==> flow/design.v <==
`timescale 1ns / 1ps
module FourBitCPU(rst, clk, opcode, address, myinput, myoutput, HLT, s_flag, z_flag, c_flag);
parameter n=4;
localparam DEPTH = 2**n;
input rst, clk;
input [3:0] opcode;
input [n-1:0] address;
input [7:0] myinput;
output reg [7:0] myoutput;
output reg HLT, s_flag, z_flag, c_flag;
reg [n-1:0] stackPoint;
reg [7:0] stackReg [0:DEPTH-1];
reg [7:0] mem [0:DEPTH-1];
reg [4:0] progCount;
integer i;
wire [n-1:0] addrNext = address + 1'b1;
wire [n-1:0] spDec    = stackPoint - 1'b1;
wire [7:0] memA   = mem[address];
wire [7:0] memA1  = mem[addrNext];
wire [7:0] mem0   = mem[0];
wire [7:0] stkTop = stackReg[stackPoint];
wire [8:0] sum    = {1'b0, memA} + {1'b0, myinput};
wire       borrow = (memA < myinput);
wire [7:0] andRes = memA & myinput;
wire [7:0] orRes  = memA | myinput;
wire [7:0] xorRes = memA ^ myinput;
always @(posedge clk)
begin
if (rst)
begin
  for (i=0; i<DEPTH; i=i+1)
    begin
      mem[i] <= i;
      stackReg[i] <= i;
    end
  c_flag <= 0;
  z_flag <= 0;
  s_flag <= 0;
  myoutput <= 0;
  HLT <= 0;
  progCount <= 0;
  stackPoint <= 4'b1110;
end
else if (progCount < 16 && !HLT)
begin
progCount <= progCount + 1;
case(opcode)
4'b0000:       
begin
  {c_flag, myoutput} <= sum;
  if (memA == 0) z_flag <= 1;
  s_flag <= 1'b0;
end
4'b0001:       
begin
  s_flag <= borrow;
  c_flag <= borrow;
  z_flag <= (memA == 0);
  myoutput <= memA;
end
4'b0010:       
begin
  mem[address] <= memA1;
  mem[addrNext] <= memA;
  myoutput <= memA1;
end
4'b0011:       
begin
  mem[address] <= mem0;
  if (mem0 == 0) z_flag <= 1;
  myoutput <= mem0;
end
4'b0100:       
begin
  myoutput <= memA >> 1;
end
4'b0101:       
begin
  mem[address] <= myinput;
  myoutput <= myinput;
  z_flag <= (myinput == 0);
end
4'b0110:       
begin
  myoutput <= memA;
  z_flag <= (memA == 0);
end
4'b0111:       
begin
  mem[address] <= andRes;
  myoutput <= andRes;
  if (andRes == 0) z_flag <= 1;
end
4'b1000:       
begin
  c_flag <= 0;
  z_flag <= 0;
  s_flag <= 0;
  myoutput <= memA;
end
4'b1001:       
begin
  mem[address] <= orRes;
  myoutput <= orRes;
  z_flag <= (orRes == 0);
  c_flag <= 1'b0;
  s_flag <= 1'b0;
end
4'b1010:       
begin
  mem[address] <= xorRes;
  myoutput <= xorRes;
  z_flag <= (xorRes == 0);
  c_flag <= 1'b0;
  s_flag <= 1'b0;
end
4'b1011:       
begin
  stackPoint <= spDec;
  stackReg[spDec] <= memA;
  myoutput <= memA;
end
4'b1100:       
begin
  mem[address] <= stkTop;
  stackPoint <= stackPoint + 1'b1;
  myoutput <= stkTop;
end
4'b1101:       
begin
  myoutput <= memA << 1;
  z_flag <= (memA == 0);
end
4'b1110:       
begin
  mem[address] <= ~memA;
  myoutput <= ~memA;
end
4'b1111:       
begin
  HLT <= 1'b1;
end
default: myoutput <= 0;
endcase
end
end
endmodule
Hand-over note for FourBitCPU

**Reports on FourBitCPU**

Tool output for the design above before and after an edit, in the order of the flow.
Lines under "unedited" count in the file above, lines under "edited" in the edited file.
"difference": "edited" minus "unedited" as printed here. "relative change": 100 x difference / "unedited".
Library cell names are shortened.
Not given: --

- Design top: FourBitCPU
- Clock port: clk
- Standard-cell library: sky130hd
- Timing corner: tt_025C_1v80

**The edit**

The edit as a unified diff against the file above.
The edit is scripted: it alters the design's behaviour and was not made to optimise anything.

```diff
@@ -1,4 +1,4 @@
 `timescale 1ns / 1ps
-module FourBitCPU(rst, clk, opcode, address, myinput, myoutput, HLT, s_flag, z_flag, c_flag);
+module FourBitCPU(rst, clk, opcode, address, myinput, myoutput, HLT, s_flag, z_flag_pin, c_flag);
 parameter n=4;
 localparam DEPTH = 2**n;
@@ -8,5 +8,7 @@
 input [7:0] myinput;
 output reg [7:0] myoutput;
-output reg HLT, s_flag, z_flag, c_flag;
+output reg HLT, s_flag, z_flag_pin, c_flag;
+reg z_flag;
+always @(posedge clk) z_flag_pin <= z_flag;
 reg [n-1:0] stackPoint;
 reg [7:0] stackReg [0:DEPTH-1];
```

**Word level**

Counts by Yosys on the flattened word-level netlist (proc, flatten, opt, wreduce; memories kept). Print and check cells are left out. Cells with the same type and inputs are merged into one.
Memory sizes are those after Yosys's memory passes, which may raise the word count (mostly to a power of two), join words into wider ones and drop unused or constant bits.

Word-level totals:

| what | unedited | edited | difference | relative change (%) |
|---|---|---|---|---|
| memories | 2 | 2 | 0 | 0.00 |
| bits of input ports | 18 | 18 | 0 | 0.00 |
| register bits | 21 | 22 | +1 | +4.76 |
| memory bits (writable) | 256 | 256 | 0 | 0.00 |
| elaborated cells | 159 | 160 | +1 | +0.63 |
| output and inout port bits | 12 | 12 | 0 | 0.00 |

Cells by class:

| what | unedited | edited | difference | relative change (%) |
|---|---|---|---|---|
| $add $sub $neg | 5 | 5 | 0 | 0.00 |
| equal/unequal tests | 18 | 18 | 0 | 0.00 |
| muxes and demuxes | 81 | 81 | 0 | 0.00 |
| bitwise operators | 11 | 11 | 0 | 0.00 |
| reductions and logical operators | 33 | 33 | 0 | 0.00 |
| magnitude comparators | 2 | 2 | 0 | 0.00 |

Operators with widths:

| cell | unedited | edited | difference | relative change (%) |
|---|---|---|---|---|
| 8-bit two-way mux | 37 | 37 | 0 | 0.00 |
| 1-bit two-way mux | 22 | 22 | 0 | 0.00 |
| 1-bit case mux with 2-bit select | 10 | 10 | 0 | 0.00 |
| 15-bit OR reduction | 9 | 9 | 0 | 0.00 |
| 4-bit == test with constant B | 8 | 8 | 0 | 0.00 |
| 4-bit two-way mux | 8 | 8 | 0 | 0.00 |
| 1-bit OR | 7 | 7 | 0 | 0.00 |
| 8-bit logical NOT | 6 | 6 | 0 | 0.00 |
| 2-bit AND reduction | 5 | 5 | 0 | 0.00 |
| 4-bit by 3-bit == test with 1-bit output with constant B | 4 | 4 | 0 | 0.00 |
| 2-bit != test with constant B | 3 | 3 | 0 | 0.00 |
| 4-bit by 1-bit adder with 4-bit output with constant B | 2 | 2 | 0 | 0.00 |
| 4-bit by 2-bit == test with 1-bit output with constant B | 2 | 2 | 0 | 0.00 |
| 2-bit nonzero test | 2 | 2 | 0 | 0.00 |
| 3-bit OR reduction | 2 | 2 | 0 | 0.00 |
| 4-bit OR reduction | 2 | 2 | 0 | 0.00 |
| 5-bit by 1-bit adder with 5-bit output with constant B | 1 | 1 | 0 | 0.00 |
| 8-bit by 8-bit adder with 9-bit output | 1 | 1 | 0 | 0.00 |
| 8-bit AND | 1 | 1 | 0 | 0.00 |
| 4-bit by 1-bit == test with 1-bit output with constant B | 1 | 1 | 0 | 0.00 |
| 1-bit logical AND | 1 | 1 | 0 | 0.00 |
| 1-bit logical NOT | 1 | 1 | 0 | 0.00 |
| 4-bit logical NOT | 1 | 1 | 0 | 0.00 |
| 5-bit less-than comparator with constant B | 1 | 1 | 0 | 0.00 |
| 8-bit less-than comparator | 1 | 1 | 0 | 0.00 |
| 8-bit NOT | 1 | 1 | 0 | 0.00 |
| 8-bit OR | 1 | 1 | 0 | 0.00 |
| 1-bit case mux with 3-bit select | 1 | 1 | 0 | 0.00 |

Not every row of either side is listed.

**Longest topological paths**

Longest topological path by Yosys (ltp), each cell counted once; first at word level (registers and memories cut), then after technology mapping (sequential cells cut; the memories' decode and read muxes count).

Logic depth:

| what | unedited | edited | difference | relative change (%) |
|---|---|---|---|---|
| word-level depth | 12 | 12 | 0 | 0.00 |
| ABC_AREA | 0 | 0 | -- | -- |
| depth in mapped cells | 19 | 18 | -1 | -5.26 |
| gate-level depth less buffers | 15 | 14 | -1 | -6.67 |

**After synthesis**

The flow's flattened synthesis, as Yosys stat reports it; memories are mapped. The netlist is that of the ABC_AREA named above (0 if unset); the other value can give another one.

Synthesis totals:

| what | unedited | edited | difference | relative change (%) |
|---|---|---|---|---|
| sequential part of the area (um2) | 8,187.9 | 8,207.9 | +20.0 | +0.24 |
| flip-flop cells | 281 | 282 | +1 | +0.36 |
| buffers | 120 | 114 | -6 | -5.00 |
| synthesis area (um2) | 16,618.4 | 16,620.9 | +2.5 | +0.02 |
| standard cells after synthesis | 1,421 | 1,410 | -11 | -0.77 |

Cells by type:

| type | unedited | edited | difference | relative change (%) |
|---|---|---|---|---|
| mux2i_1 | 11 | 34 | +23 | +209.09 |
| nor2_1 | 188 | 173 | -15 | -7.98 |
| a21oi_1 | 48 | 36 | -12 | -25.00 |
| nand4_1 | 22 | 10 | -12 | -54.55 |
| a221oi_1 | 13 | 2 | -11 | -84.62 |
| and2_1 | 6 | 17 | +11 | +183.33 |
| buf_4 | 5 | 16 | +11 | +220.00 |
| buf_1 | 22 | 12 | -10 | -45.45 |
| nand2_1 | 133 | 141 | +8 | +6.02 |
| o21ai_1 | 9 | 2 | -7 | -77.78 |
| mux4_1 | 7 | 0 | -7 | -100.00 |
| o211ai_1 | 4 | 11 | +7 | +175.00 |
| clkbuf_1 | 62 | 56 | -6 | -9.68 |
| a22o_1 | 12 | 7 | -5 | -41.67 |
| a211oi_1 | 7 | 12 | +5 | +71.43 |
| a21o_1 | 1 | 6 | +5 | +500.00 |
| o221a_2 | 0 | 5 | +5 | -- |
| o22ai_1 | 117 | 113 | -4 | -3.42 |

Not every row of either side is listed.

**Path before layout**

Source: OpenSTA report_checks on the synthesized netlist (no wires, ideal clock, input and output delay 20% of the period each), path of least setup slack; recovery checks are left aside. Register names are those of the netlist, which keeps one name where synthesis merged equal registers.

Timing after synthesis:

| what | unedited | edited | difference | relative change (%) |
|---|---|---|---|---|
| path kind | input to register | input to register | -- | -- |
| start | in address[1] | in address[0] | -- | -- |
| end | reg myoutput[7] | mem mem[0][5] | -- | -- |
| time at the first pin (ps) | 1,600 | 1,600 | 0 | 0.00 |
| stages | 17 | 14 | -3 | -17.65 |
| setup time (ps) | 122 | 268 | +146 | -- |
| path buffers | 4 | 5 | +1 | +25.00 |
| path slack (ps) | 2,626 | 2,926 | +300 | -- |
| data required time (ps) | 7,878 | 7,732 | -146 | -1.85 |
| arrival (ps) | 5,252 | 4,806 | -446 | -8.49 |
| external input delay (ps) | 1,600 | 1,600 | 0 | 0.00 |
| delay of the path (ps) | 3,774 | 3,474 | -300 | -7.95 |
| period (ps) | 8,000 | 8,000 | 0 | 0.00 |
| period reached after synthesis (ps) | 5,374 | 5,074 | -300 | -5.58 |

"delay of the path" is the arrival time less input delay plus setup time.
"stages" counts driving pins, that of a launching flip-flop among them; a cell with two outputs on the path counts twice.
"period reached after synthesis" = period - worst setup slack (recovery checks aside). The figure is calculated, with input and output delays left at 20% of the set period.
The rows between start and end are the longest chain of elaborated cells between them; the timing report does not say that the signal goes this way. Where chains are equally long, one stands for them.
A line is the first line of the expression or statement that the cell stems from. Yosys adds cells for indexed reads and writes and turns some case tables into memories.
A memory read counts as a cell of the chain, while the word-level depth stops at memories.
At most two assigning lines are given for a register; there are more.

Between the ends, after synthesis, unedited:
- Cell sequence: clkbuf_1 clkbuf_1 mux4_2 a22o_1 a221oi_2 clkbuf_1 clkbuf_1 inv_1 ha_1 nor2b_1 o21ai_0 a21oi_1 o21a_1 o211ai_1 a21oi_1 o21a_1 o311a_1
- Cells in the longest elaborated chain: 3
- Elaborated cells between the ends (all ways): 8
- Those cells by class: add/sub (2); mux (1); logic (4); memory (1)

Ends and longest elaborated chain, after synthesis, unedited:

| what | line | RTL |
|---|---|---|
| start, declared | 7 | `input [n-1:0] address;` |
| memory 16 x 8 bit | 13 | `reg [7:0] mem [0:DEPTH-1];` |
| 8-bit by 8-bit adder with 9-bit output | 22 | `wire [8:0] sum    = {1'b0, memA} + {1'b0, myinput};` |
| 8-bit case mux with 12-bit select | 47 | `case(opcode)` |
| end, assigned | 59 | `myoutput <= memA;` |
| end, assigned | 65 | `myoutput <= memA1;` |
| end, declared | 9 | `output reg [7:0] myoutput;` |

Some nets on the timed path still bear RTL names; the line given drives or declares the net.

Named nets, after synthesis, unedited:

| net | line | RTL |
|---|---|---|
| memA[1] | 18 | `wire [7:0] memA   = mem[address];` |

Between the ends, after synthesis, edited:
- Cell sequence: buf_6 buf_4 mux4_2 a221oi_4 buf_2 buf_1 ha_1 nand3_1 o211ai_1 a211oi_1 a2111oi_0 a21oi_1 buf_4 o22ai_1
- Cells in the longest elaborated chain: 12
- Elaborated cells between the ends (all ways): 34
- Those cells by class: add/sub (1); mux (28); logic (4); memory (1)

Ends and longest elaborated chain, after synthesis, edited:

| what | line | RTL |
|---|---|---|
| start, declared | 7 | `input [n-1:0] address;` |
| 4-bit by 1-bit adder with 4-bit output | 18 | `wire [n-1:0] addrNext = address + 1'b1;` |
| memory 16 x 8 bit | 15 | `reg [7:0] mem [0:DEPTH-1];` |
| 8-bit two-way mux | 49 | `case(opcode)` |
| 8-bit two-way mux | 46 | `else if (progCount < 16 && !HLT)` |
| 8-bit two-way mux | 31 | `if (rst)` |
| 8-bit two-way mux (7 in a row) | -- |  |
| end, declared | 15 |  |

**Worst path after layout**

Path of least setup slack in the final report of the runs of pair A (OpenROAD, finished layout, wires in). Where an end is a register, its clock arrival counts in the times.
The report prints the path's times to 10 ps; the period is as set.

Timing after layout:

| what | unedited | edited | difference | relative change (%) |
|---|---|---|---|---|
| path kind | input to register | input to register | -- | -- |
| start | in address[3] | in address[3] | -- | -- |
| end | reg c_flag | mem mem[7][1] | -- | -- |
| path slack (ps) | 1,140 | 830 | -310 | -- |
| external input delay (ps) | 1,150 | 1,150 | 0 | 0.00 |
| setup time (ps) | 70 | 310 | +240 | -- |
| stages | 16 | 10 | -6 | -37.50 |
| period (ps) | 5,730 | 5,730 | 0 | 0.00 |
| data required time (ps) | 6,180 | 6,000 | -180 | -2.91 |
| time at the first pin (ps) | 1,150 | 1,150 | 0 | 0.00 |
| arrival (ps) | 5,040 | 5,170 | +130 | +2.58 |
| path buffers | 1 | 1 | 0 | 0.00 |

The rows between start and end are the longest chain of elaborated cells between them; the timing report does not say that the signal goes this way. Where chains are equally long, one stands for them.
A memory read counts as a cell of the chain, while the word-level depth stops at memories.
At most two assigning lines are given for a register; there are more.

Between the ends, after layout, unedited:
- Cell sequence: clkdlybuf4s50_1 nor2b_1 a22o_1 a221oi_4 inv_1 ha_1 inv_1 fa_1 nor2b_1 o21ai_0 a21oi_1 o21ai_0 a21boi_0 o21a_1 o22ai_1 a31oi_1
- Cells in the longest elaborated chain: 3
- Elaborated cells between the ends (all ways): 4
- Source lines of those cells: 4
- Those cells by class: add/sub (1); compare (1); mux (1); memory (1)

Ends and longest elaborated chain, after layout, unedited:

| what | line | RTL |
|---|---|---|
| start, declared | 7 | `input [n-1:0] address;` |
| memory 16 x 8 bit | 13 | `reg [7:0] mem [0:DEPTH-1];` |
| 8-bit less-than comparator | 23 | `wire       borrow = (memA < myinput);` |
| 1-bit case mux with 3-bit select | 47 | `case(opcode)` |
| end, assigned | 36 | `c_flag <= 0;` |
| end, assigned | 57 | `c_flag <= borrow;` |
| end, declared | 10 | `output reg HLT, s_flag, z_flag, c_flag;` |

Some nets on the timed path still bear RTL names; the line given drives or declares the net.

Named nets, after layout, unedited:

| net | line | RTL |
|---|---|---|
| memA[0] | 18 | `wire [7:0] memA   = mem[address];` |

Between the ends, after layout, edited:
- Cell sequence: clkdlybuf4s50_1 and2_1 a221oi_4 inv_1 ha_1 o221ai_1 a211oi_1 o21ai_0 o21ai_2 a22oi_1
- Elaborated cells between the ends (all ways): 34
- Those cells by class: add/sub (1); mux (28); logic (4); memory (1)

Ends and longest elaborated chain, after layout, edited:

| what | line | RTL |
|---|---|---|
| start, declared | 7 | `input [n-1:0] address;` |
| end, declared | 15 | `reg [7:0] mem [0:DEPTH-1];` |

edited: Chain of elaborated cells between the ends: none given.

Named nets, after layout, edited:

| net | line | RTL |
|---|---|---|
| memA[1] | 20 | `wire [7:0] memA   = mem[address];` |

**Layout results**

Both versions went through the flow (Yosys, OpenROAD) with the same settings in each pair. Constraints: input delay and output delay 20% of the set period each, output load 0.01 pF.

Flow settings, pair A:
- CORE_UTILIZATION: 40
- period_ns: 5.73
- CAP_MARGIN: 20
- CORE_MARGIN: 2
- SLEW_MARGIN: 20

Final reports, pair A:

| what | unedited | edited | difference | relative change (%) |
|---|---|---|---|---|
| period reached (ps) | 4,593 | 4,900 | +307 | +6.68 |
| die footprint (um2) | 43,193.3 | 43,199.5 | +6.2 | +0.01 |
| utilization of the finished layout (%) | 45.7 | 44.9 | -0.8 | -- |
| setup slack of the critical path (ps) | 1,137 | 830 | -307 | -- |
| post-synthesis cell area (um2) | 16,618.4 | 16,620.9 | +2.5 | +0.02 |
| standard-cell area after routing (um2) | 18,705.4 | 18,362.6 | -342.8 | -1.83 |

Flow settings, pair B:
- CAP_MARGIN: 5
- CORE_MARGIN: 9
- CORE_UTILIZATION: 17
- CTS_CLUSTER_DIAMETER: 287
- GPL_ROUTABILITY_DRIVEN: 1
- PLACE_DENSITY_LB_ADDON: 0.02
- SETUP_SLACK_MARGIN: -0.1
- period_ns: 3.67
- SLEW_MARGIN: 20

Final reports, pair B:

| what | unedited | edited | difference | relative change (%) |
|---|---|---|---|---|
| period reached (ps) | 3,648 | 3,688 | +40 | +1.10 |
| die footprint (um2) | 109,336.0 | 109,349.0 | +13.0 | +0.01 |
| utilization of the finished layout (%) | 23.4 | 23.4 | 0.0 | -- |
| setup slack of the critical path (ps) | 22 | -18 | -40 | -- |
| post-synthesis cell area (um2) | 16,618.4 | 16,620.9 | +2.5 | +0.02 |
| standard-cell area after routing (um2) | 22,635.5 | 22,690.5 | +55.0 | +0.24 |

By "period reached" is meant the clock period of the run minus its worst setup slack. This is arithmetic on one report: input and output delays are still those of the set period (20% each).

End of note.
